==> flow/design.v <==
`timescale 1ns / 1ps
module ram_based_shift_regs #(
    parameter integer data_width = 8,  
    parameter integer delay_n = 16,  
    parameter shift_type = "ram",  
    parameter ram_type = "lutram",  
    parameter INIT_FILE = "no_init",  
    parameter en_output_register_init = "true",  
    parameter output_register_init_v = 0,  
    parameter real simulation_delay = 1  
)(
    input wire clk,
    input wire resetn,
    input wire[data_width-1:0] shift_in,
    input wire ce,
    output wire[data_width-1:0] shift_out
);
    function integer clogb2 (input integer bit_depth);
        integer temp;
    begin
        temp = bit_depth;
        for(clogb2 = -1;temp > 0;clogb2 = clogb2 + 1)
            temp = temp >> 1;
    end
    endfunction
    reg[data_width-1:0] shift_ffs[delay_n-1:0];
    genvar shift_ffs_i;
    generate
        for(shift_ffs_i = 0;shift_ffs_i < delay_n;shift_ffs_i = shift_ffs_i + 1)
        begin:shift_ffs_blk
            if(en_output_register_init == "false")
            begin
                always @(posedge clk)
                begin
                    if(ce)
                        shift_ffs[shift_ffs_i] <= (shift_ffs_i == 0) ?
                            shift_in:shift_ffs[shift_ffs_i-1];
                end
            end
            else
            begin
                always @(posedge clk or negedge resetn)
                begin
                    if(~resetn)
                        shift_ffs[shift_ffs_i] <= output_register_init_v;
                    else if(ce)
                        shift_ffs[shift_ffs_i] <= (shift_ffs_i == 0) ?
                            shift_in:shift_ffs[shift_ffs_i-1];
                end
            end
        end
    endgenerate
    assign shift_out = shift_ffs[delay_n-1];
endmodule
`timescale 1ns / 1ps
module add_tree_2_4_8_16_32 #(
    parameter integer add_input_n = 16,  
	parameter integer add_width = 32,  
	parameter real simulation_delay = 1  
)(
	input wire aclk,
	input wire aresetn,
	input wire aclken,
	input wire[add_input_n*add_width-1:0] add_in,
	input wire add_in_vld,
	output wire signed[add_width+5-1:0] add_out,
	output wire add_out_vld
);
	wire signed[add_width-1:0] add_s0_in[0:31];
	wire add_s0_in_vld;
	reg signed[add_width+1-1:0] add_s0_out[0:15];
	reg add_s0_out_vld;
	genvar add_s0_i;
	generate
		for(add_s0_i = 0;add_s0_i < 16;add_s0_i = add_s0_i + 1)
		begin:add_s0_blk
			always @(posedge aclk)
			begin
				if(aclken & add_s0_in_vld)
					add_s0_out[add_s0_i] <= add_s0_in[add_s0_i*2] + add_s0_in[add_s0_i*2+1];
			end
		end
	endgenerate
	always @(posedge aclk or negedge aresetn)
	begin
		if(~aresetn)
			add_s0_out_vld <= 1'b0;
		else if(aclken)
			add_s0_out_vld <= add_s0_in_vld;
	end
	wire signed[add_width+1-1:0] add_s1_in[0:15];
	wire add_s1_in_vld;
	reg signed[add_width+2-1:0] add_s1_out[0:7];
	reg add_s1_out_vld;
	genvar add_s1_i;
	generate
		for(add_s1_i = 0;add_s1_i < 8;add_s1_i = add_s1_i + 1)
		begin:add_s1_blk
			always @(posedge aclk)
			begin
				if(aclken & add_s1_in_vld)
					add_s1_out[add_s1_i] <= add_s1_in[add_s1_i*2] + add_s1_in[add_s1_i*2+1];
			end
		end
	endgenerate
	always @(posedge aclk or negedge aresetn)
	begin
		if(~aresetn)
			add_s1_out_vld <= 1'b0;
		else if(aclken)
			add_s1_out_vld <= add_s1_in_vld;
	end
	wire signed[add_width+2-1:0] add_s2_in[0:7];
	wire add_s2_in_vld;
	reg signed[add_width+3-1:0] add_s2_out[0:3];
	reg add_s2_out_vld;
	genvar add_s2_i;
	generate
		for(add_s2_i = 0;add_s2_i < 4;add_s2_i = add_s2_i + 1)
		begin:add_s2_blk
			always @(posedge aclk)
			begin
				if(aclken & add_s2_in_vld)
					add_s2_out[add_s2_i] <= add_s2_in[add_s2_i*2] + add_s2_in[add_s2_i*2+1];
			end
		end
	endgenerate
	always @(posedge aclk or negedge aresetn)
	begin
		if(~aresetn)
			add_s2_out_vld <= 1'b0;
		else if(aclken)
			add_s2_out_vld <= add_s2_in_vld;
	end
	wire signed[add_width+3-1:0] add_s3_in[0:3];
	wire add_s3_in_vld;
	reg signed[add_width+4-1:0] add_s3_out[0:1];
	reg add_s3_out_vld;
	genvar add_s3_i;
	generate
		for(add_s3_i = 0;add_s3_i < 2;add_s3_i = add_s3_i + 1)
		begin:add_s3_blk
			always @(posedge aclk)
			begin
				if(aclken & add_s3_in_vld)
					add_s3_out[add_s3_i] <= add_s3_in[add_s3_i*2] + add_s3_in[add_s3_i*2+1];
			end
		end
	endgenerate
	always @(posedge aclk or negedge aresetn)
	begin
		if(~aresetn)
			add_s3_out_vld <= 1'b0;
		else if(aclken)
			add_s3_out_vld <= add_s3_in_vld;
	end
	wire signed[add_width+4-1:0] add_s4_in[0:1];
	wire add_s4_in_vld;
	reg signed[add_width+5-1:0] add_s4_out;
	reg add_s4_out_vld;
	assign add_out = add_s4_out;
	assign add_out_vld = add_s4_out_vld;
	always @(posedge aclk)
	begin
		if(aclken & add_s4_in_vld)
			add_s4_out <= add_s4_in[0] + add_s4_in[1];
	end
	always @(posedge aclk or negedge aresetn)
	begin
		if(~aresetn)
			add_s4_out_vld <= 1'b0;
		else if(aclken)
			add_s4_out_vld <= add_s4_in_vld;
	end
	genvar add_s0_in_i;
	generate
		for(add_s0_in_i = 0;add_s0_in_i < 32;add_s0_in_i = add_s0_in_i + 1)
		begin:add_s0_in_blk
			if(add_input_n == 32)
				assign add_s0_in[add_s0_in_i] = $signed(add_in[(add_s0_in_i+1)*add_width-1:add_s0_in_i*add_width]);
			else
				assign add_s0_in[add_s0_in_i] = {add_width{1'bx}};
		end
	endgenerate
	genvar add_s1_in_i;
	generate
		for(add_s1_in_i = 0;add_s1_in_i < 16;add_s1_in_i = add_s1_in_i + 1)
		begin:add_s1_in_blk
			if(add_input_n == 16)
				assign add_s1_in[add_s1_in_i] = $signed(add_in[(add_s1_in_i+1)*add_width-1:add_s1_in_i*add_width]);
			else
				assign add_s1_in[add_s1_in_i] = add_s0_out[add_s1_in_i];
		end
	endgenerate
	genvar add_s2_in_i;
	generate
		for(add_s2_in_i = 0;add_s2_in_i < 8;add_s2_in_i = add_s2_in_i + 1)
		begin:add_s2_in_blk
			if(add_input_n == 8)
				assign add_s2_in[add_s2_in_i] = $signed(add_in[(add_s2_in_i+1)*add_width-1:add_s2_in_i*add_width]);
			else
				assign add_s2_in[add_s2_in_i] = add_s1_out[add_s2_in_i];
		end
	endgenerate
	genvar add_s3_in_i;
	generate
		for(add_s3_in_i = 0;add_s3_in_i < 4;add_s3_in_i = add_s3_in_i + 1)
		begin:add_s3_in_blk
			if(add_input_n == 4)
				assign add_s3_in[add_s3_in_i] = $signed(add_in[(add_s3_in_i+1)*add_width-1:add_s3_in_i*add_width]);
			else
				assign add_s3_in[add_s3_in_i] = add_s2_out[add_s3_in_i];
		end
	endgenerate
	genvar add_s4_in_i;
	generate
		for(add_s4_in_i = 0;add_s4_in_i < 2;add_s4_in_i = add_s4_in_i + 1)
		begin:add_s4_in_blk
			if(add_input_n == 2)
				assign add_s4_in[add_s4_in_i] = $signed(add_in[(add_s4_in_i+1)*add_width-1:add_s4_in_i*add_width]);
			else
				assign add_s4_in[add_s4_in_i] = add_s3_out[add_s4_in_i];
		end
	endgenerate
	assign add_s0_in_vld = (add_input_n == 32) ? add_in_vld:1'b0;
	assign add_s1_in_vld = (add_input_n == 16) ? add_in_vld:add_s0_out_vld;
	assign add_s2_in_vld = (add_input_n == 8) ? add_in_vld:add_s1_out_vld;
	assign add_s3_in_vld = (add_input_n == 4) ? add_in_vld:add_s2_out_vld;
	assign add_s4_in_vld = (add_input_n == 2) ? add_in_vld:add_s3_out_vld;
endmodule
`timescale 1ns / 1ps
module max_tree_2_4_8_16_32 #(
    parameter integer cmp_input_n = 4,  
	parameter integer cmp_width = 4,  
	parameter real simulation_delay = 1  
)(
	input wire aclk,
	input wire aresetn,
	input wire aclken,
	input wire[cmp_input_n*cmp_width-1:0] cmp_in,
	input wire cmp_in_vld,
	output wire signed[cmp_width-1:0] cmp_out,
	output wire cmp_out_vld
);
	wire signed[cmp_width-1:0] cmp_in_arr[0:31];
	wire[31:0] cmp_in_mask;
	genvar cmp_in_i;
	generate
		for(cmp_in_i = 0;cmp_in_i < 32;cmp_in_i = cmp_in_i + 1)
		begin:cmp_in_blk
			assign cmp_in_arr[cmp_in_i] = 
				((cmp_in_i % (32/cmp_input_n)) == 0) ? 
					cmp_in[((cmp_in_i/(32/cmp_input_n))+1)*cmp_width-1:(cmp_in_i/(32/cmp_input_n))*cmp_width]:
					{1'b1, {(cmp_width-1){1'b0}}};
			assign cmp_in_mask[cmp_in_i] = 
				((cmp_in_i % (32/cmp_input_n)) == 0) ? 
					1'b1:
					1'b0;
		end
	endgenerate
	wire signed[cmp_width-1:0] cmp_s1_res[0:15];
	wire[15:0] cmp_s1_mask;
	wire signed[cmp_width-1:0] cmp_s2_res[0:7];
	wire[7:0] cmp_s2_mask;
	reg signed[cmp_width-1:0] cmp_s3_res[0:3];
	reg[3:0] cmp_s3_mask;
	reg cmp_in_vld_d1;
	genvar cmp_s1_i;
	generate
		for(cmp_s1_i = 0;cmp_s1_i < 16;cmp_s1_i = cmp_s1_i + 1)
		begin:cmp_s1_blk
			assign cmp_s1_res[cmp_s1_i] = 
				(cmp_in_mask[cmp_s1_i*2] & (cmp_in_arr[cmp_s1_i*2] > cmp_in_arr[cmp_s1_i*2+1])) ? 
					cmp_in_arr[cmp_s1_i*2]:
					cmp_in_arr[cmp_s1_i*2+1];
			assign cmp_s1_mask[cmp_s1_i] = 
				cmp_in_mask[cmp_s1_i*2] | cmp_in_mask[cmp_s1_i*2+1];
		end
	endgenerate
	genvar cmp_s2_i;
	generate
		for(cmp_s2_i = 0;cmp_s2_i < 8;cmp_s2_i = cmp_s2_i + 1)
		begin:cmp_s2_blk
			assign cmp_s2_res[cmp_s2_i] = 
				(cmp_s1_mask[cmp_s2_i*2] & (cmp_s1_res[cmp_s2_i*2] > cmp_s1_res[cmp_s2_i*2+1])) ? 
					cmp_s1_res[cmp_s2_i*2]:
					cmp_s1_res[cmp_s2_i*2+1];
			assign cmp_s2_mask[cmp_s2_i] = 
				cmp_s1_mask[cmp_s2_i*2] | cmp_s1_mask[cmp_s2_i*2+1];
		end
	endgenerate
	genvar cmp_s3_i;
	generate
		for(cmp_s3_i = 0;cmp_s3_i < 4;cmp_s3_i = cmp_s3_i + 1)
		begin:cmp_s3_blk
			always @(posedge aclk)
			begin
				if(aclken & cmp_in_vld)
				begin
					cmp_s3_res[cmp_s3_i] <= 
						(cmp_s2_mask[cmp_s3_i*2] & (cmp_s2_res[cmp_s3_i*2] > cmp_s2_res[cmp_s3_i*2+1])) ? 
							cmp_s2_res[cmp_s3_i*2]:
							cmp_s2_res[cmp_s3_i*2+1];
					cmp_s3_mask[cmp_s3_i] <= 
						cmp_s2_mask[cmp_s3_i*2] | cmp_s2_mask[cmp_s3_i*2+1];
				end
			end
		end
	endgenerate
	always @(posedge aclk or negedge aresetn)
	begin
		if(~aresetn)
			cmp_in_vld_d1 <= 1'b0;
		else if(aclken)
			cmp_in_vld_d1 <= cmp_in_vld;
	end
	wire signed[cmp_width-1:0] cmp_s4_res[0:1];
	wire[1:0] cmp_s4_mask;
	reg signed[cmp_width-1:0] cmp_s5_res;
	reg cmp_in_vld_d2;
	assign cmp_s4_res[0] = 
		(cmp_s3_mask[0] & (cmp_s3_res[0] > cmp_s3_res[1])) ? 
			cmp_s3_res[0]:
			cmp_s3_res[1];
	assign cmp_s4_res[1] = 
		(cmp_s3_mask[2] & (cmp_s3_res[2] > cmp_s3_res[3])) ? 
			cmp_s3_res[2]:
			cmp_s3_res[3];
	assign cmp_s4_mask[0] = cmp_s3_mask[0] | cmp_s3_mask[1];
	assign cmp_s4_mask[1] = cmp_s3_mask[2] | cmp_s3_mask[3];
	always @(posedge aclk)
	begin
		if(aclken & cmp_in_vld_d1)
			cmp_s5_res <= 
				(cmp_s4_mask[0] & (cmp_s4_res[0] > cmp_s4_res[1])) ? 
					cmp_s4_res[0]:
					cmp_s4_res[1];
	end
	always @(posedge aclk or negedge aresetn)
	begin
		if(~aresetn)
			cmp_in_vld_d2 <= 1'b0;
		else if(aclken)
			cmp_in_vld_d2 <= cmp_in_vld_d1;
	end
	assign cmp_out = cmp_s5_res;
	assign cmp_out_vld = cmp_in_vld_d2;
endmodule
`timescale 1ns / 1ps
module signed_mul #(
	parameter integer op_a_width = 16,  
	parameter integer op_b_width = 16,  
	parameter integer output_width = 32,  
	parameter en_in_reg = "false",  
	parameter en_out_reg = "false",  
	parameter real simulation_delay = 1  
)(
	input wire clk,
	input wire ce_in_reg,
	input wire ce_mul,
	input wire ce_out_reg,
	input wire signed[op_a_width-1:0] op_a,
	input wire signed[op_b_width-1:0] op_b,
	output wire signed[output_width-1:0] res
);
	reg signed[op_a_width-1:0] op_a_r;
	reg signed[op_b_width-1:0] op_b_r;
	always @(posedge clk)
	begin
		if(ce_in_reg)
		begin
			op_a_r <= op_a;
			op_b_r <= op_b;
		end
	end
	wire signed[op_a_width-1:0] mul_in1;
	wire signed[op_b_width-1:0] mul_in2;
	reg signed[(op_a_width+op_b_width)-1:0] mul_res;
	assign mul_in1 = (en_in_reg == "false") ? op_a:op_a_r;
	assign mul_in2 = (en_in_reg == "false") ? op_b:op_b_r;
	always @(posedge clk)
	begin
		if(ce_mul)
			mul_res <= mul_in1 * mul_in2;
	end
	reg signed[(op_a_width+op_b_width)-1:0] res_r;
	assign res = (en_out_reg == "false") ? mul_res:res_r;
	always @(posedge clk)
	begin
		if(ce_out_reg)
			res_r <= mul_res;
	end
endmodule
`timescale 1ns / 1ps
module conv_mac_cell #(
	parameter integer ATOMIC_C = 4,  
	parameter EN_SMALL_FP16 = "true",  
	parameter integer INFO_ALONG_WIDTH = 2,  
	parameter real SIM_DELAY = 1  
)(
	input wire aclk,
	input wire aresetn,
	input wire aclken,
	input wire[1:0] calfmt,  
	input wire[ATOMIC_C*16-1:0] mac_in_ftm,  
	input wire[ATOMIC_C*16-1:0] mac_in_wgt,  
	input wire mac_in_ftm_masked,  
	input wire[INFO_ALONG_WIDTH-1:0] mac_in_info_along,  
	input wire mac_in_valid,  
	output wire[7:0] mac_out_exp,  
	output wire signed[39:0] mac_out_frac,  
	output wire[INFO_ALONG_WIDTH-1:0] mac_out_info_along,  
	output wire mac_out_valid,  
	output wire[ATOMIC_C*16-1:0] mul_op_a,  
	output wire[ATOMIC_C*16-1:0] mul_op_b,  
	output wire mul_ce,  
	input wire[ATOMIC_C*32-1:0] mul_res  
);
    function integer clogb2(input integer bit_depth);
    begin
		if(bit_depth == 0)
			clogb2 = 0;
		else
		begin
			for(clogb2 = -1;bit_depth > 0;clogb2 = clogb2 + 1)
				bit_depth = bit_depth >> 1;
		end
    end
    endfunction
	localparam CAL_FMT_INT8 = 2'b00;
	localparam CAL_FMT_INT16 = 2'b01;
	localparam CAL_FMT_FP16 = 2'b10;
	wire mul_ce_inner;
	wire signed[15:0] mul_op_a_arr[0:ATOMIC_C-1];  
	wire signed[15:0] mul_op_b_arr[0:ATOMIC_C-1];  
	reg mul_ce_inner_d1;
	reg signed[15:0] mul_op_a_arr_d1[0:ATOMIC_C-1];  
	reg signed[15:0] mul_op_b_arr_d1[0:ATOMIC_C-1];  
	wire signed[31:0] mul_res_arr[0:ATOMIC_C-1];  
	assign mul_ce = aclken & mul_ce_inner_d1;
	genvar mul_i;
	generate
		for(mul_i = 0;mul_i < ATOMIC_C;mul_i = mul_i + 1)
		begin:mul_blk
			assign mul_op_a[mul_i*16+15:mul_i*16] = mul_op_a_arr_d1[mul_i];
			assign mul_op_b[mul_i*16+15:mul_i*16] = mul_op_b_arr_d1[mul_i];
			assign mul_res_arr[mul_i] = $signed(mul_res[mul_i*32+31:mul_i*32]);
			always @(posedge aclk)
			begin
				if(aclken & mul_ce_inner)
				begin
					mul_op_a_arr_d1[mul_i] <= mul_op_a_arr[mul_i];
					mul_op_b_arr_d1[mul_i] <= mul_op_b_arr[mul_i];
				end
			end
		end
	endgenerate
	always @(posedge aclk or negedge aresetn)
	begin
		if(~aresetn)
			mul_ce_inner_d1 <= 1'b0;
		else if(aclken)
			mul_ce_inner_d1 <= mul_ce_inner;
	end
	wire[15:0] mac_in_ftm_arr[0:ATOMIC_C-1];  
	wire[15:0] mac_in_wgt_arr[0:ATOMIC_C-1];  
	genvar mac_in_i;
	generate
		for(mac_in_i = 0;mac_in_i < ATOMIC_C;mac_in_i = mac_in_i + 1)
		begin:mac_in_blk
			assign mac_in_ftm_arr[mac_in_i] = mac_in_ftm[mac_in_i*16+15:mac_in_i*16];
			assign mac_in_wgt_arr[mac_in_i] = mac_in_wgt[mac_in_i*16+15:mac_in_i*16];
		end
	endgenerate
	wire signed[31:0] add_tree_in_arr[0:ATOMIC_C-1];
	wire[ATOMIC_C*32-1:0] add_tree_in;
	wire add_tree_in_mask;
	wire add_tree_in_valid;
	wire signed[36:0] add_tree_out;
	wire add_tree_out_mask;
	wire add_tree_out_valid;
	genvar add_tree_in_i;
	generate
		for(add_tree_in_i = 0;add_tree_in_i < ATOMIC_C;add_tree_in_i = add_tree_in_i + 1)
		begin:add_tree_in_blk
			assign add_tree_in[add_tree_in_i*32+31:add_tree_in_i*32] = add_tree_in_arr[add_tree_in_i];
		end
	endgenerate
	generate
		if(ATOMIC_C != 1)
		begin
			add_tree_2_4_8_16_32 #(
				.add_input_n(ATOMIC_C),
				.add_width(32),
				.simulation_delay(SIM_DELAY)
			)add_tree_u(
				.aclk(aclk),
				.aresetn(aresetn),
				.aclken(aclken),
				.add_in(add_tree_in),
				.add_in_vld(add_tree_in_valid),
				.add_out(add_tree_out),
				.add_out_vld(add_tree_out_valid)
			);
			ram_based_shift_regs #(
				.data_width(1),
				.delay_n(clogb2(ATOMIC_C)),
				.shift_type("ff"),
				.en_output_register_init("true"),
				.simulation_delay(SIM_DELAY)
			)delay_for_mask_along_with_add_tree_u(
				.clk(aclk),
				.resetn(aresetn),
				.shift_in(add_tree_in_mask),
				.ce(aclken),
				.shift_out(add_tree_out_mask)
			);
		end
		else
		begin
			assign add_tree_out = $signed(add_tree_in);
			assign add_tree_out_mask = add_tree_in_mask;
			assign add_tree_out_valid = add_tree_in_valid;
		end
	endgenerate
	reg mac_in_valid_d1;  
	reg mac_in_valid_d2;  
	reg mac_in_valid_d3;  
	reg mac_in_valid_d4;  
	always @(posedge aclk or negedge aresetn)
	begin
		if(~aresetn)
			{mac_in_valid_d4, mac_in_valid_d3, mac_in_valid_d2, mac_in_valid_d1} <= 4'b0000;
		else if(aclken)
			{mac_in_valid_d4, mac_in_valid_d3, mac_in_valid_d2, mac_in_valid_d1} <= 
				{mac_in_valid_d3, mac_in_valid_d2, mac_in_valid_d1, mac_in_valid};
	end
	reg mac_in_ftm_masked_d1;  
	reg mac_in_ftm_masked_d2;  
	reg mac_in_ftm_masked_d3;  
	reg mac_in_ftm_masked_d4;  
	always @(posedge aclk)
	begin
		if(aclken & mac_in_valid)
			mac_in_ftm_masked_d1 <= mac_in_ftm_masked;
	end
	always @(posedge aclk)
	begin
		if(aclken & mac_in_valid_d1)
			mac_in_ftm_masked_d2 <= mac_in_ftm_masked_d1;
	end
	always @(posedge aclk)
	begin
		if(aclken & mac_in_valid_d2)
			mac_in_ftm_masked_d3 <= mac_in_ftm_masked_d2;
	end
	always @(posedge aclk)
	begin
		if(aclken & mac_in_valid_d3)
			mac_in_ftm_masked_d4 <= mac_in_ftm_masked_d3;
	end
	wire signed[15:0] mul_op_a_int16_arr[0:ATOMIC_C-1];  
	wire signed[15:0] mul_op_b_int16_arr[0:ATOMIC_C-1];  
	wire mul_ce_int16;  
	wire signed[31:0] add_tree_in_int16_arr[0:ATOMIC_C-1];
	wire add_tree_in_int16_mask;
	wire add_tree_in_int16_valid;
	wire signed[39:0] mac_out_frac_int16;  
	wire mac_out_int16_mask;
	wire mac_out_int16_valid;
	assign mul_ce_int16 = mac_in_valid & (~mac_in_ftm_masked);
	assign add_tree_in_int16_mask = mac_in_ftm_masked_d2;
	assign add_tree_in_int16_valid = mac_in_valid_d2;
	assign mac_out_frac_int16 = {{3{add_tree_out[36]}}, add_tree_out};
	assign mac_out_int16_mask = add_tree_out_mask;
	assign mac_out_int16_valid = add_tree_out_valid;
	genvar cal_int16_i;
	generate
		for(cal_int16_i = 0;cal_int16_i < ATOMIC_C;cal_int16_i = cal_int16_i + 1)
		begin:cal_int16_blk
			assign mul_op_a_int16_arr[cal_int16_i] = $signed(mac_in_ftm_arr[cal_int16_i]);
			assign mul_op_b_int16_arr[cal_int16_i] = $signed(mac_in_wgt_arr[cal_int16_i]);
			assign add_tree_in_int16_arr[cal_int16_i] = mul_res_arr[cal_int16_i];
		end
	endgenerate
	wire signed[15:0] mul_op_a_fp16_arr[0:ATOMIC_C-1];  
	wire signed[15:0] mul_op_b_fp16_arr[0:ATOMIC_C-1];  
	wire mul_ce_fp16;  
	wire signed[31:0] add_tree_in_fp16_arr[0:ATOMIC_C-1];
	wire add_tree_in_fp16_mask;
	wire add_tree_in_fp16_valid;
	wire signed[4:0] max_cmp_tree_in_arr[0:ATOMIC_C-1];  
	wire[ATOMIC_C*5-1:0] max_cmp_tree_in;  
	wire max_cmp_tree_in_valid;  
	wire signed[4:0] max_cmp_tree_out;  
	wire[7:0] mac_out_exp_fp16;  
	wire signed[39:0] mac_out_frac_fp16;  
	wire mac_out_fp16_mask;
	wire mac_out_fp16_valid;
	wire fp16_s_f[0:ATOMIC_C-1];  
	wire[4:0] fp16_e_f[0:ATOMIC_C-1];  
	wire[9:0] fp16_m_f[0:ATOMIC_C-1];  
	wire fp16_s_w[0:ATOMIC_C-1];  
	wire[4:0] fp16_e_w[0:ATOMIC_C-1];  
	wire[9:0] fp16_m_w[0:ATOMIC_C-1];  
	wire[13:0] fp16_mts_f[0:ATOMIC_C-1];  
	wire[13:0] fp16_mts_w[0:ATOMIC_C-1];  
	reg fp16_mtso_sign[0:ATOMIC_C-1];  
	reg fp16_mtso_sign_d1[0:ATOMIC_C-1];  
	reg[3:0] fp16_e_h3_f_add_w[0:ATOMIC_C-1];  
	reg[3:0] fp16_e_h3_f_add_w_d1[0:ATOMIC_C-1];  
	reg[3:0] fp16_e_h3_f_add_w_d2[0:ATOMIC_C-1];  
	wire[3:0] fp16_func;  
	reg[3:0] fp16_func_d1;  
	wire[5:0] fp16_set[0:ATOMIC_C-1];  
	reg signed[28:0] fp16_signed_mtso[0:ATOMIC_C-1];  
	reg signed[28:0] fp16_shifted_mtso[0:ATOMIC_C-1];  
	assign mul_ce_fp16 = mac_in_valid & (~mac_in_ftm_masked);
	assign add_tree_in_fp16_mask = mac_in_ftm_masked_d4;
	assign add_tree_in_fp16_valid = mac_in_valid_d4;
	assign max_cmp_tree_in_valid = (calfmt == CAL_FMT_FP16) & mac_in_valid_d1 & (~mac_in_ftm_masked_d1);
	assign mac_out_frac_fp16 = {{3{add_tree_out[36]}}, add_tree_out};
	assign mac_out_fp16_mask = add_tree_out_mask;
	assign mac_out_fp16_valid = add_tree_out_valid;
	assign fp16_func = max_cmp_tree_out[3:0];
	genvar fp16_in_i;
	generate
		for(fp16_in_i = 0;fp16_in_i < ATOMIC_C;fp16_in_i = fp16_in_i + 1)
		begin:fp16_in_blk
			assign {fp16_s_f[fp16_in_i], fp16_e_f[fp16_in_i], fp16_m_f[fp16_in_i]} = 
				mac_in_ftm_arr[fp16_in_i];
			assign {fp16_s_w[fp16_in_i], fp16_e_w[fp16_in_i], fp16_m_w[fp16_in_i]} = 
				mac_in_wgt_arr[fp16_in_i];
		end
	endgenerate
	genvar fp16_mts_i;
	generate
		for(fp16_mts_i = 0;fp16_mts_i < ATOMIC_C;fp16_mts_i = fp16_mts_i + 1)
		begin:fp16_mts_blk
			assign fp16_mts_f[fp16_mts_i] = 
				{3'b000, (EN_SMALL_FP16 == "false") | (fp16_e_f[fp16_mts_i] != 5'b00000), fp16_m_f[fp16_mts_i]} << 
					(
						((EN_SMALL_FP16 == "false") | (fp16_e_f[fp16_mts_i] != 5'b00000)) ? 
							fp16_e_f[fp16_mts_i][1:0]:
							2'b01
					);
			assign fp16_mts_w[fp16_mts_i] = 
				{3'b000, (EN_SMALL_FP16 == "false") | (fp16_e_w[fp16_mts_i] != 5'b00000), fp16_m_w[fp16_mts_i]} << 
					(
						((EN_SMALL_FP16 == "false") | (fp16_e_w[fp16_mts_i] != 5'b00000)) ? 
							fp16_e_w[fp16_mts_i][1:0]:
							2'b01
					);
		end
	endgenerate
	genvar fp16_mtso_sign_i;
	generate
		for(fp16_mtso_sign_i = 0;fp16_mtso_sign_i < ATOMIC_C;fp16_mtso_sign_i = fp16_mtso_sign_i + 1)
		begin:fp16_mtso_sign_blk
			always @(posedge aclk)
			begin
				if(aclken & (calfmt == CAL_FMT_FP16) & mac_in_valid & (~mac_in_ftm_masked))
					fp16_mtso_sign[fp16_mtso_sign_i] <= fp16_s_f[fp16_mtso_sign_i] ^ fp16_s_w[fp16_mtso_sign_i];
			end
			always @(posedge aclk)
			begin
				if(aclken & (calfmt == CAL_FMT_FP16) & mac_in_valid_d1 & (~mac_in_ftm_masked_d1))
					fp16_mtso_sign_d1[fp16_mtso_sign_i] <= fp16_mtso_sign[fp16_mtso_sign_i];
			end
		end
	endgenerate
	genvar fp16_mts_mul_i;
	generate
		for(fp16_mts_mul_i = 0;fp16_mts_mul_i < ATOMIC_C;fp16_mts_mul_i = fp16_mts_mul_i + 1)
		begin:fp16_mts_mul_blk
			assign mul_op_a_fp16_arr[fp16_mts_mul_i] = {2'b00, fp16_mts_f[fp16_mts_mul_i]};
			assign mul_op_b_fp16_arr[fp16_mts_mul_i] = {2'b00, fp16_mts_w[fp16_mts_mul_i]};
		end
	endgenerate
	genvar fp16_e_h3_f_add_w_i;
	generate
		for(fp16_e_h3_f_add_w_i = 0;fp16_e_h3_f_add_w_i < ATOMIC_C;fp16_e_h3_f_add_w_i = fp16_e_h3_f_add_w_i + 1)
		begin:fp16_e_h3_f_add_w_blk
			always @(posedge aclk)
			begin
				if(aclken & (calfmt == CAL_FMT_FP16) & mac_in_valid & (~mac_in_ftm_masked))
					fp16_e_h3_f_add_w[fp16_e_h3_f_add_w_i] <= 
						fp16_e_f[fp16_e_h3_f_add_w_i][4:2] + fp16_e_w[fp16_e_h3_f_add_w_i][4:2];
			end
			always @(posedge aclk)
			begin
				if(aclken & (calfmt == CAL_FMT_FP16) & mac_in_valid_d1 & (~mac_in_ftm_masked_d1))
					fp16_e_h3_f_add_w_d1[fp16_e_h3_f_add_w_i] <= 
						fp16_e_h3_f_add_w[fp16_e_h3_f_add_w_i];
			end
			always @(posedge aclk)
			begin
				if(aclken & (calfmt == CAL_FMT_FP16) & mac_in_valid_d2 & (~mac_in_ftm_masked_d2))
					fp16_e_h3_f_add_w_d2[fp16_e_h3_f_add_w_i] <= 
						fp16_e_h3_f_add_w_d1[fp16_e_h3_f_add_w_i];
			end
		end
	endgenerate
	genvar fp16_signed_mtso_i;
	generate
		for(fp16_signed_mtso_i = 0;fp16_signed_mtso_i < ATOMIC_C;fp16_signed_mtso_i = fp16_signed_mtso_i + 1)
		begin:fp16_signed_mtso_blk
			always @(posedge aclk)
			begin
				if(aclken & (calfmt == CAL_FMT_FP16) & mac_in_valid_d2 & (~mac_in_ftm_masked_d2))
					fp16_signed_mtso[fp16_signed_mtso_i] <= 
						fp16_mtso_sign_d1[fp16_signed_mtso_i] ? 
							({1'b1, ~mul_res_arr[fp16_signed_mtso_i][27:0]} + 1'b1):
							{1'b0, mul_res_arr[fp16_signed_mtso_i][27:0]};
			end
		end
	endgenerate
	genvar max_cmp_tree_in_i;
	generate
		for(max_cmp_tree_in_i = 0;max_cmp_tree_in_i < ATOMIC_C;max_cmp_tree_in_i = max_cmp_tree_in_i + 1)
		begin:max_cmp_tree_in_blk
			assign max_cmp_tree_in_arr[max_cmp_tree_in_i] = 
				{1'b0, fp16_e_h3_f_add_w[max_cmp_tree_in_i]};
			assign max_cmp_tree_in[max_cmp_tree_in_i*5+4:max_cmp_tree_in_i*5] = 
				max_cmp_tree_in_arr[max_cmp_tree_in_i];
		end
	endgenerate
	generate
		if(ATOMIC_C != 1)
		begin
			max_tree_2_4_8_16_32 #(
				.cmp_input_n(ATOMIC_C),
				.cmp_width(5),
				.simulation_delay(SIM_DELAY)
			)max_tree_u(
				.aclk(aclk),
				.aresetn(aresetn),
				.aclken(aclken),
				.cmp_in(max_cmp_tree_in),
				.cmp_in_vld(max_cmp_tree_in_valid),
				.cmp_out(max_cmp_tree_out),
				.cmp_out_vld()
			);
		end
		else
		begin
			reg[4:0] max_cmp_tree_in_d1;  
			reg[4:0] max_cmp_tree_in_d2;  
			reg max_cmp_tree_in_valid_d1;  
			reg max_cmp_tree_in_valid_d2;  
			assign max_cmp_tree_out = max_cmp_tree_in_d2;
			always @(posedge aclk or negedge aresetn)
			begin
				if(~aresetn)
					{max_cmp_tree_in_valid_d2, max_cmp_tree_in_valid_d1} <= 2'b00;
				else if(aclken)
					{max_cmp_tree_in_valid_d2, max_cmp_tree_in_valid_d1} <= 
						{max_cmp_tree_in_valid_d1, max_cmp_tree_in_valid};
			end
			always @(posedge aclk)
			begin
				if(aclken & max_cmp_tree_in_valid)
					max_cmp_tree_in_d1 <= max_cmp_tree_in;
			end
			always @(posedge aclk)
			begin
				if(aclken & max_cmp_tree_in_valid_d1)
					max_cmp_tree_in_d2 <= max_cmp_tree_in_d1;
			end
		end
	endgenerate
	genvar fp16_shifted_mtso_i;
	generate
		for(fp16_shifted_mtso_i = 0;fp16_shifted_mtso_i < ATOMIC_C;fp16_shifted_mtso_i = fp16_shifted_mtso_i + 1)
		begin:fp16_shifted_mtso_blk
			assign fp16_set[fp16_shifted_mtso_i] = 
				{fp16_func - fp16_e_h3_f_add_w_d2[fp16_shifted_mtso_i], 2'b00};
			always @(posedge aclk)
			begin
				if(aclken & (calfmt == CAL_FMT_FP16) & mac_in_valid_d3 & (~mac_in_ftm_masked_d3))
				begin
					if(fp16_set[fp16_shifted_mtso_i] >= 6'd32)
						fp16_shifted_mtso[fp16_shifted_mtso_i] <= 29'd0;
					else
						fp16_shifted_mtso[fp16_shifted_mtso_i] <= 
							(fp16_set[fp16_shifted_mtso_i] == 6'd0) ? fp16_signed_mtso[fp16_shifted_mtso_i]:
							(fp16_set[fp16_shifted_mtso_i] == 6'd4)  ? {
																	       {4{fp16_signed_mtso[fp16_shifted_mtso_i][28]}}, 
																		   fp16_signed_mtso[fp16_shifted_mtso_i][28:4]
																	   }:
							(fp16_set[fp16_shifted_mtso_i] == 6'd8)  ? {
																	       {8{fp16_signed_mtso[fp16_shifted_mtso_i][28]}}, 
																		   fp16_signed_mtso[fp16_shifted_mtso_i][28:8]
																	   }:
							(fp16_set[fp16_shifted_mtso_i] == 6'd12) ? {
																	       {12{fp16_signed_mtso[fp16_shifted_mtso_i][28]}}, 
																		   fp16_signed_mtso[fp16_shifted_mtso_i][28:12]
																	   }:
							(fp16_set[fp16_shifted_mtso_i] == 6'd16) ? {
																	       {16{fp16_signed_mtso[fp16_shifted_mtso_i][28]}}, 
																		   fp16_signed_mtso[fp16_shifted_mtso_i][28:16]
																	   }:
							(fp16_set[fp16_shifted_mtso_i] == 6'd20) ? {
																	       {20{fp16_signed_mtso[fp16_shifted_mtso_i][28]}}, 
																		   fp16_signed_mtso[fp16_shifted_mtso_i][28:20]
																	   }:
							(fp16_set[fp16_shifted_mtso_i] == 6'd24) ? {
																	       {24{fp16_signed_mtso[fp16_shifted_mtso_i][28]}}, 
																		   fp16_signed_mtso[fp16_shifted_mtso_i][28:24]
																	   }:
																	   {
																	       {28{fp16_signed_mtso[fp16_shifted_mtso_i][28]}}, 
																		   fp16_signed_mtso[fp16_shifted_mtso_i][28:28]
																	   };
				end
			end
		end
	endgenerate
	genvar fp16_chn_acumm_i;
	generate
		for(fp16_chn_acumm_i = 0;fp16_chn_acumm_i < ATOMIC_C;fp16_chn_acumm_i = fp16_chn_acumm_i + 1)
		begin:fp16_chn_acumm_blk
			assign add_tree_in_fp16_arr[fp16_chn_acumm_i] = 
				{{3{fp16_shifted_mtso[fp16_chn_acumm_i][28]}}, fp16_shifted_mtso[fp16_chn_acumm_i]};
		end
	endgenerate
	generate
		if(ATOMIC_C != 1)
		begin
			ram_based_shift_regs #(
				.data_width(8),
				.delay_n(clogb2(ATOMIC_C)),
				.shift_type("ff"),
				.en_output_register_init("true"),
				.simulation_delay(SIM_DELAY)
			)delay_for_fp16_func_u(
				.clk(aclk),
				.resetn(aresetn),
				.shift_in({2'b00, fp16_func_d1, 2'b00}),
				.ce(aclken & (calfmt == CAL_FMT_FP16)),
				.shift_out(mac_out_exp_fp16)
			);
		end
		else
		begin
			assign mac_out_exp_fp16 = {2'b00, fp16_func_d1, 2'b00};
		end
	endgenerate
	always @(posedge aclk)
	begin
		if(aclken & (calfmt == CAL_FMT_FP16) & mac_in_valid_d3 & (~mac_in_ftm_masked_d3))
			fp16_func_d1 <= fp16_func;
	end
	assign mul_ce_inner = 
		((calfmt == CAL_FMT_FP16) & mul_ce_fp16) | 
		((calfmt == CAL_FMT_INT16) & mul_ce_int16);
	genvar mul_reuse_i;
	generate
		for(mul_reuse_i = 0;mul_reuse_i < ATOMIC_C;mul_reuse_i = mul_reuse_i + 1)
		begin:mul_reuse_blk
			assign mul_op_a_arr[mul_reuse_i] = 
				(calfmt == CAL_FMT_FP16) ? 
					mul_op_a_fp16_arr[mul_reuse_i]:
					mul_op_a_int16_arr[mul_reuse_i];
			assign mul_op_b_arr[mul_reuse_i] = 
				(calfmt == CAL_FMT_FP16) ? 
					mul_op_b_fp16_arr[mul_reuse_i]:
					mul_op_b_int16_arr[mul_reuse_i];
		end
	endgenerate
	assign add_tree_in_mask = 
		aclken & (
			((calfmt == CAL_FMT_FP16) & add_tree_in_fp16_mask) | 
			((calfmt == CAL_FMT_INT16) & add_tree_in_int16_mask)
		);
	assign add_tree_in_valid = 
		aclken & (
			((calfmt == CAL_FMT_FP16) & add_tree_in_fp16_valid) | 
			((calfmt == CAL_FMT_INT16) & add_tree_in_int16_valid)
		);
	genvar add_tree_reuse_i;
	generate
		for(add_tree_reuse_i = 0;add_tree_reuse_i < ATOMIC_C;add_tree_reuse_i = add_tree_reuse_i + 1)
		begin:add_tree_reuse_blk
			assign add_tree_in_arr[add_tree_reuse_i] = 
				(calfmt == CAL_FMT_FP16) ? 
					add_tree_in_fp16_arr[add_tree_reuse_i]:
					add_tree_in_int16_arr[add_tree_reuse_i];
		end
	endgenerate
	wire[INFO_ALONG_WIDTH-1:0] mac_out_info_along_fp16;  
	wire[INFO_ALONG_WIDTH-1:0] mac_out_info_along_int16;  
	assign mac_out_exp = 
		((calfmt == CAL_FMT_FP16) & (~mac_out_fp16_mask)) ? 
			mac_out_exp_fp16:
			8'd24;
	assign mac_out_frac = 
		(calfmt == CAL_FMT_FP16) ? 
			(mac_out_fp16_mask ? 40'd0:mac_out_frac_fp16):
			(mac_out_int16_mask ? 40'd0:mac_out_frac_int16);
	assign mac_out_info_along = 
		(calfmt == CAL_FMT_FP16) ? 
			mac_out_info_along_fp16:
			mac_out_info_along_int16;
	assign mac_out_valid = 
		aclken & (
			((calfmt == CAL_FMT_FP16) & mac_out_fp16_valid) | 
			((calfmt == CAL_FMT_INT16) & mac_out_int16_valid)
		);
	ram_based_shift_regs #(
		.data_width(INFO_ALONG_WIDTH),
		.delay_n(2+clogb2(ATOMIC_C)),
		.shift_type("ff"),
		.en_output_register_init("true"),
		.simulation_delay(SIM_DELAY)
	)delay_for_info_along_int16_u(
		.clk(aclk),
		.resetn(aresetn),
		.shift_in(mac_in_info_along),
		.ce(aclken),
		.shift_out(mac_out_info_along_int16)
	);
	ram_based_shift_regs #(
		.data_width(INFO_ALONG_WIDTH),
		.delay_n(2),
		.shift_type("ff"),
		.en_output_register_init("true"),
		.simulation_delay(SIM_DELAY)
	)delay_for_info_along_fp16_u(
		.clk(aclk),
		.resetn(aresetn),
		.shift_in(mac_out_info_along_int16),
		.ce(aclken & (calfmt == CAL_FMT_FP16)),
		.shift_out(mac_out_info_along_fp16)
	);
endmodule
`timescale 1ns / 1ps
module conv_mac_unit (
	input wire aclk,
	input wire aresetn,
	input wire aclken,
	input wire[1:0] calfmt,
	input wire[8*16-1:0] mac_in_ftm,
	input wire[8*16-1:0] mac_in_wgt,
	input wire mac_in_ftm_masked,
	input wire[1:0] mac_in_info_along,
	input wire mac_in_valid,
	output wire[7:0] mac_out_exp,
	output wire[39:0] mac_out_frac,
	output wire[1:0] mac_out_info_along,
	output wire mac_out_valid
);
	localparam integer ATOMIC_C = 8;
	wire[ATOMIC_C*16-1:0] mul_op_a;
	wire[ATOMIC_C*16-1:0] mul_op_b;
	wire mul_ce;
	wire[ATOMIC_C*32-1:0] mul_res;
	conv_mac_cell #(
		.ATOMIC_C(ATOMIC_C),
		.EN_SMALL_FP16("true"),
		.INFO_ALONG_WIDTH(2),
		.SIM_DELAY(0)
	)mac_cell_u(
		.aclk(aclk),
		.aresetn(aresetn),
		.aclken(aclken),
		.calfmt(calfmt),
		.mac_in_ftm(mac_in_ftm),
		.mac_in_wgt(mac_in_wgt),
		.mac_in_ftm_masked(mac_in_ftm_masked),
		.mac_in_info_along(mac_in_info_along),
		.mac_in_valid(mac_in_valid),
		.mac_out_exp(mac_out_exp),
		.mac_out_frac(mac_out_frac),
		.mac_out_info_along(mac_out_info_along),
		.mac_out_valid(mac_out_valid),
		.mul_op_a(mul_op_a),
		.mul_op_b(mul_op_b),
		.mul_ce(mul_ce),
		.mul_res(mul_res)
	);
	genvar mul_i;
	generate
		for(mul_i = 0;mul_i < ATOMIC_C;mul_i = mul_i + 1)
		begin:mul_blk
			signed_mul #(
				.op_a_width(16),
				.op_b_width(16),
				.output_width(32),
				.en_in_reg("false"),
				.en_out_reg("false"),
				.simulation_delay(0)
			)mul_u(
				.clk(aclk),
				.ce_in_reg(1'b0),
				.ce_mul(mul_ce),
				.ce_out_reg(1'b0),
				.op_a(mul_op_a[mul_i*16+15:mul_i*16]),
				.op_b(mul_op_b[mul_i*16+15:mul_i*16]),
				.res(mul_res[mul_i*32+31:mul_i*32])
			);
		end
	endgenerate
endmodule
== Tool chain data of conv_mac_unit ==
Tool output for the design above, in the order of the flow.
Line numbers count from 1 in the design file above.
Cell names lack the library's common part.
A cell with -- has no value.
Inputs
  top: conv_mac_unit
  clock port: aclk
  library: sky130hd
  timing corner: tt_025C_1v80

== Word level ==
Source: Yosys, flattened and elaborated. Widths are those after wreduce; folded enables and synchronous resets count as part of the registers. Registers that Yosys merges into a memory's read port (data or address) are not register bits. Print and check cells do not count. Equal cells are merged and count once.
Cells by class
  add/subtract/negate cells: 31
  multipliers: 8
  div/mod/pow operators: 0
  order comparisons: 31
  equal/unequal tests: 50
  shifts and indexed selects: 16
  muxes and demuxes: 130
  bitwise operators: 60
  reduce/logical cells: 24
Operator list (number)
  16-bit by 16-bit multiplier with 32-bit output: 8
  28-bit two-way mux: 16
  32-bit two-way mux: 8
  29-bit by 1-bit adder with 29-bit output with constant B: 8
  11-bit by 2-bit left shift with 14-bit output: 16
  28-bit inverter: 8
  14-bit two-way mux: 16
  24-bit two-way mux: 8
  20-bit two-way mux: 8
  32-bit by 32-bit adder with 33-bit output: 4
  16-bit two-way mux: 8
  5-bit two-way mux: 22
  4-bit by 3-bit equality test with 1-bit output with constant B: 24
  12-bit two-way mux: 8
  5-bit greater-than comparator with constant B: 16
  5-bit nonzero test: 16
  35-bit by 35-bit adder with 36-bit output: 2
  4-bit by 2-bit equality test with 1-bit output with constant B: 16
  8-bit two-way mux: 8
  6-bit greater-or-equal comparator with constant B: 8
  6-bit zero test: 8
  40-bit two-way mux: 1
  36-bit by 36-bit adder with 37-bit output: 1
  4-bit two-way mux: 9
  1-bit AND: 35
  5-bit greater-than comparator: 7
  2-bit two-way mux: 17
  3-bit by 3-bit adder with 4-bit output: 8
Other operator kinds: 8; their cells: 36.
Bit counts
  bits in registers: 1407
  bits in latches: 0
  memory bits (writable): 0
  bits in read-only memories: 0
  clocked read ports x word width: 0
  memories kept: 0
  input port bits: 265
  output and inout bits: 51
  elaborated cells: 493

== Depth ==
Yosys ltp: most cells in a row. Word level: on the elaborated netlist, between registers, memories and ports. Mapped: between sequential cells and ports; inverters and the memories' decode and read muxes count.
Logic depth
  depth in word-level cells: 9
  ABC_AREA: 1
  gate-level depth with buffers: 28
  mapped depth without buffers: 26

== Netlist ==
Source: synth_stat.txt of the flow (Yosys; design flattened, memories mapped). It holds for the ABC_AREA given above (unset counts as 0); a run with the other value may have another netlist.
Mapped netlist
  cell count: 19600
  mapped area: 0.1636007 mm²
  sequential part of the area: 0.0417 mm²
  flip-flops: 1395
  buffers: 719
Cell types
  fa_1: number 2119, area in all 4.24E+04 µm²
  edfxtp_1: number 1357, area in all 4.07E+04 µm²
  inv_1: number 4619, area in all 1.73E+04 µm²
  nand2_1: number 4460, area in all 1.67E+04 µm²
  ha_1: number 970, area in all 1.21E+04 µm²
  o21ai_0: number 1095, area in all 5.48E+03 µm²
  xor2_1: number 534, area in all 4.68E+03 µm²
  a21oi_1: number 821, area in all 4.11E+03 µm²
  nor2_1: number 1083, area in all 4.07E+03 µm²
  clkbuf_1: number 629, area in all 2.36E+03 µm²
  nand3_1: number 425, area in all 2127.04 µm²
  xnor2_1: number 183, area in all 1.6E+03 µm²
  o221ai_1: number 125, area in all 1094.8 µm²
  dfrtp_1: number 38, area in all 950.912 µm²
  a21o_1: number 100, area in all 750.72 µm²
  o21bai_1: number 85, area in all 638.112 µm²
  o211ai_1: number 80, area in all 600.576 µm²
  nor3_1: number 109, area in all 545.523 µm²
Not listed: further types 48, cells in them 768.

== Timing after synthesis ==
Path of least setup slack by OpenSTA after synthesis, without wires, with an ideal clock, recovery checks aside; 20% of the period is set as input and as output delay. Where synthesis merged equal registers, the netlist keeps one of their names.
Timing after synthesis
  path kind: input-to-reg
  start point: input port calfmt[1]
  end point: register mac_cell_u.fp16_e_h3_f_add_w_d2[0][0]
  clock period: 7.0 ns
  external input delay: 1.400 ns
  library setup time: 1.212 ns
  time at the first pin: 1.400 ns
  arrival: 20.025 ns
  data required time: 5.788 ns
  slack: -14.236 ns
  delay of the path: 19.837 ns
  stages on the path: 7
  path buffers: 3
  synthesis period reached: 21.236 ns
"delay of the path" is the arrival time less input delay plus setup time.
"stages on the path" counts driving pins, that of a launching flip-flop among them; a cell with two outputs on the path counts twice.
"synthesis period reached" is the clock period less the worst setup slack; recovery checks do not enter. This is arithmetic on one report: input and output delays are still those of the set period (20% each).
The rows between start and end are the longest chain of elaborated cells between them; the timing report does not say that the signal goes this way. Where chains are equally long, one stands for them.
Each line given opens the expression or statement behind the cell; cells for indexed reads and writes are added by Yosys, which also makes memories of some case tables.
Between the ends, after synthesis
  cell sequence: inv_1 nor2_1 inv_1 clkbuf_1 clkbuf_1 clkbuf_1 nor3_1
  length of the longest elaborated chain: 4
  elaborated cells on any way between the ends: 4
  classes of those cells: 1 x eq/ne; 3 x logic
RTL lines, path after synthesis
  start: declaration: line 942  | input wire[1:0] calfmt,
  2-bit equality test: line 698  | if(aclken & (calfmt == CAL_FMT_FP16) & mac_in_valid_d2 & (~mac_in_ftm_masked_d2))
  1-bit AND (3 in a row): line 698
  end: assignment: line 699  | fp16_e_h3_f_add_w_d2[fp16_e_h3_f_add_w_i] <=
  end: declaration: line 612  | reg[3:0] fp16_e_h3_f_add_w_d2[0:ATOMIC_C-1];

== Worst path after layout ==
Path of least setup slack in the final report of entry A (OpenROAD, finished layout, wires in). Where an end is a register, its clock arrival counts in the times.
Timing after layout
  path kind: reg-to-reg
  start point: register mac_cell_u.mul_op_b_arr_d1[2][1]
  end point: register mul_blk[2].mul_u.mul_res[29]
  clock period: 7.75 ns
  library setup time: 0.28 ns
  time at the first pin: 0.97 ns
  arrival: 7.89 ns
  data required time: 8.42 ns
  slack: 0.53 ns
  stages on the path: 17
  path buffers: 0
The rows between start and end are the longest chain of elaborated cells between them; the timing report does not say that the signal goes this way. Where chains are equally long, one stands for them.
Between the ends, after layout
  cell sequence: edfxtp_1 nand2_1 inv_1 fa_1 fa_1 fa_1 fa_1 fa_1 inv_1 fa_1 inv_1 ha_1 a21oi_1 o21ai_0 a221oi_1 o211ai_1 xor2_1
  length of the longest elaborated chain: 1
  elaborated cells on any way between the ends: 1
  RTL lines with such cells: 1
  classes of those cells: 1 x mul
RTL lines, path after layout
  start: declaration: line 438  | reg signed[15:0] mul_op_b_arr_d1[0:ATOMIC_C-1];
  start: assignment: line 453  | mul_op_b_arr_d1[mul_i] <= mul_op_b_arr[mul_i];
  16-bit by 16-bit multiplier with 32-bit output: line 384  | mul_res <= mul_in1 * mul_in2;
  end: assignment: line 384
  end: declaration: line 378  | reg signed[(op_a_width+op_b_width)-1:0] mul_res;

Ticket comment

Measured results for conv_mac_unit: 5 stored runs of the Yosys and OpenROAD flow on sky130hd. The settings differ; the order carries no meaning. The constraints put input and output delay at 20% of the set period each and load the outputs with 0.01 pF.
"clock period achieved": clock period set for the run, less the worst setup slack. It is reckoned from that one timing run; input and output delays stay at 20% of the period that was set.
"worst path time" is the time allowed to the run's worst setup path (the clock period less input and output delay, where it has them) less its slack. Clock arrival times count: a late capture clock shortens it, a late launch clock lengthens it.

==> entry A: settings <==
{ "ABC_AREA": 1, "CAP_MARGIN": 15, "CELL_PAD_IN_SITES_DETAIL_PLACEMENT": 2, "CORE_MARGIN": 5, "CORE_UTILIZATION": 15, "GPL_ROUTABILITY_DRIVEN": 1, "HOLD_SLACK_MARGIN": 0.17, "MAX_ROUTING_LAYER": "met4", "MIN_ROUTING_LAYER": "met2", "PLACE_DENSITY_LB_ADDON": 0.2, "SLEW_MARGIN": 20, "TNS_END_PERCENT": 60, "period_ns": 7.75 }
==> entry A: results <==
synthesis area: 0.1636007 mm²
die outline area: 1.11165 mm²
area of the standard cells in the finished layout: 0.190035 mm²
post-route utilization: 17.5 %
worst slack on setup checks: 0.533 ns
post-route setup TNS: 0.000 ns
clock period achieved: 7.217 ns
worst path time: 7.22 ns
worst setup path kind: reg-to-reg

==> entry B: settings <==
{ "ABC_AREA": 1, "CELL_PAD_IN_SITES_GLOBAL_PLACEMENT": 2, "CORE_UTILIZATION": 33, "MAX_ROUTING_LAYER": "met5", "PLACE_DENSITY_LB_ADDON": 0.21, "SETUP_SLACK_MARGIN": 0.32, "period_ns": 4.81, "CAP_MARGIN": 20, "CORE_MARGIN": 2, "SLEW_MARGIN": 20 }
==> entry B: results <==
synthesis area: 0.1636007 mm²
die outline area: 0.501406 mm²
area of the standard cells in the finished layout: 0.209596 mm²
post-route utilization: 42.4 %
worst slack on setup checks: -0.848 ns
post-route setup TNS: -102.269 ns
clock period achieved: 5.658 ns
worst path time: 5.66 ns
worst setup path kind: reg-to-reg

==> entry C: settings <==
{ "CORE_UTILIZATION": 40, "period_ns": 6.4, "CAP_MARGIN": 20, "CORE_MARGIN": 2, "SLEW_MARGIN": 20 }
==> entry C: results <==
synthesis area: 0.1564138 mm²
die outline area: 0.39605 mm²
area of the standard cells in the finished layout: 0.177056 mm²
post-route utilization: 45.5 %
worst slack on setup checks: 0.167 ns
post-route setup TNS: 0.000 ns
clock period achieved: 6.233 ns
worst path time: 6.23 ns
worst setup path kind: reg-to-reg

==> entry D: settings <==
{ "CAP_MARGIN": 15, "CORE_UTILIZATION": 63, "GPL_ROUTABILITY_DRIVEN": 1, "PLACE_DENSITY": 0.6, "SETUP_SLACK_MARGIN": 3.04, "SLEW_MARGIN": 20, "period_ns": 12.3, "CORE_MARGIN": 2 }
==> entry D: results <==
synthesis area: 0.1564138 mm²
die outline area: 0.252275 mm²
area of the standard cells in the finished layout: 0.167542 mm²
post-route utilization: 68.0 %
worst slack on setup checks: 4.698 ns
post-route setup TNS: 0.000 ns
clock period achieved: 7.602 ns
worst path time: 2.68 ns
worst setup path kind: input-to-output

==> entry E: settings <==
{ "ABC_AREA": 0, "CELL_PAD_IN_SITES_DETAIL_PLACEMENT": 1, "CORE_ASPECT_RATIO": 1.33, "CORE_MARGIN": 9, "CORE_UTILIZATION": 40, "CTS_CLUSTER_DIAMETER": 159, "MIN_ROUTING_LAYER": "met2", "PLACE_DENSITY": 0.95, "SLEW_MARGIN": 0, "period_ns": 7.0, "CAP_MARGIN": 20 }
==> entry E: results <==
no results, routing failed with GRT-0116
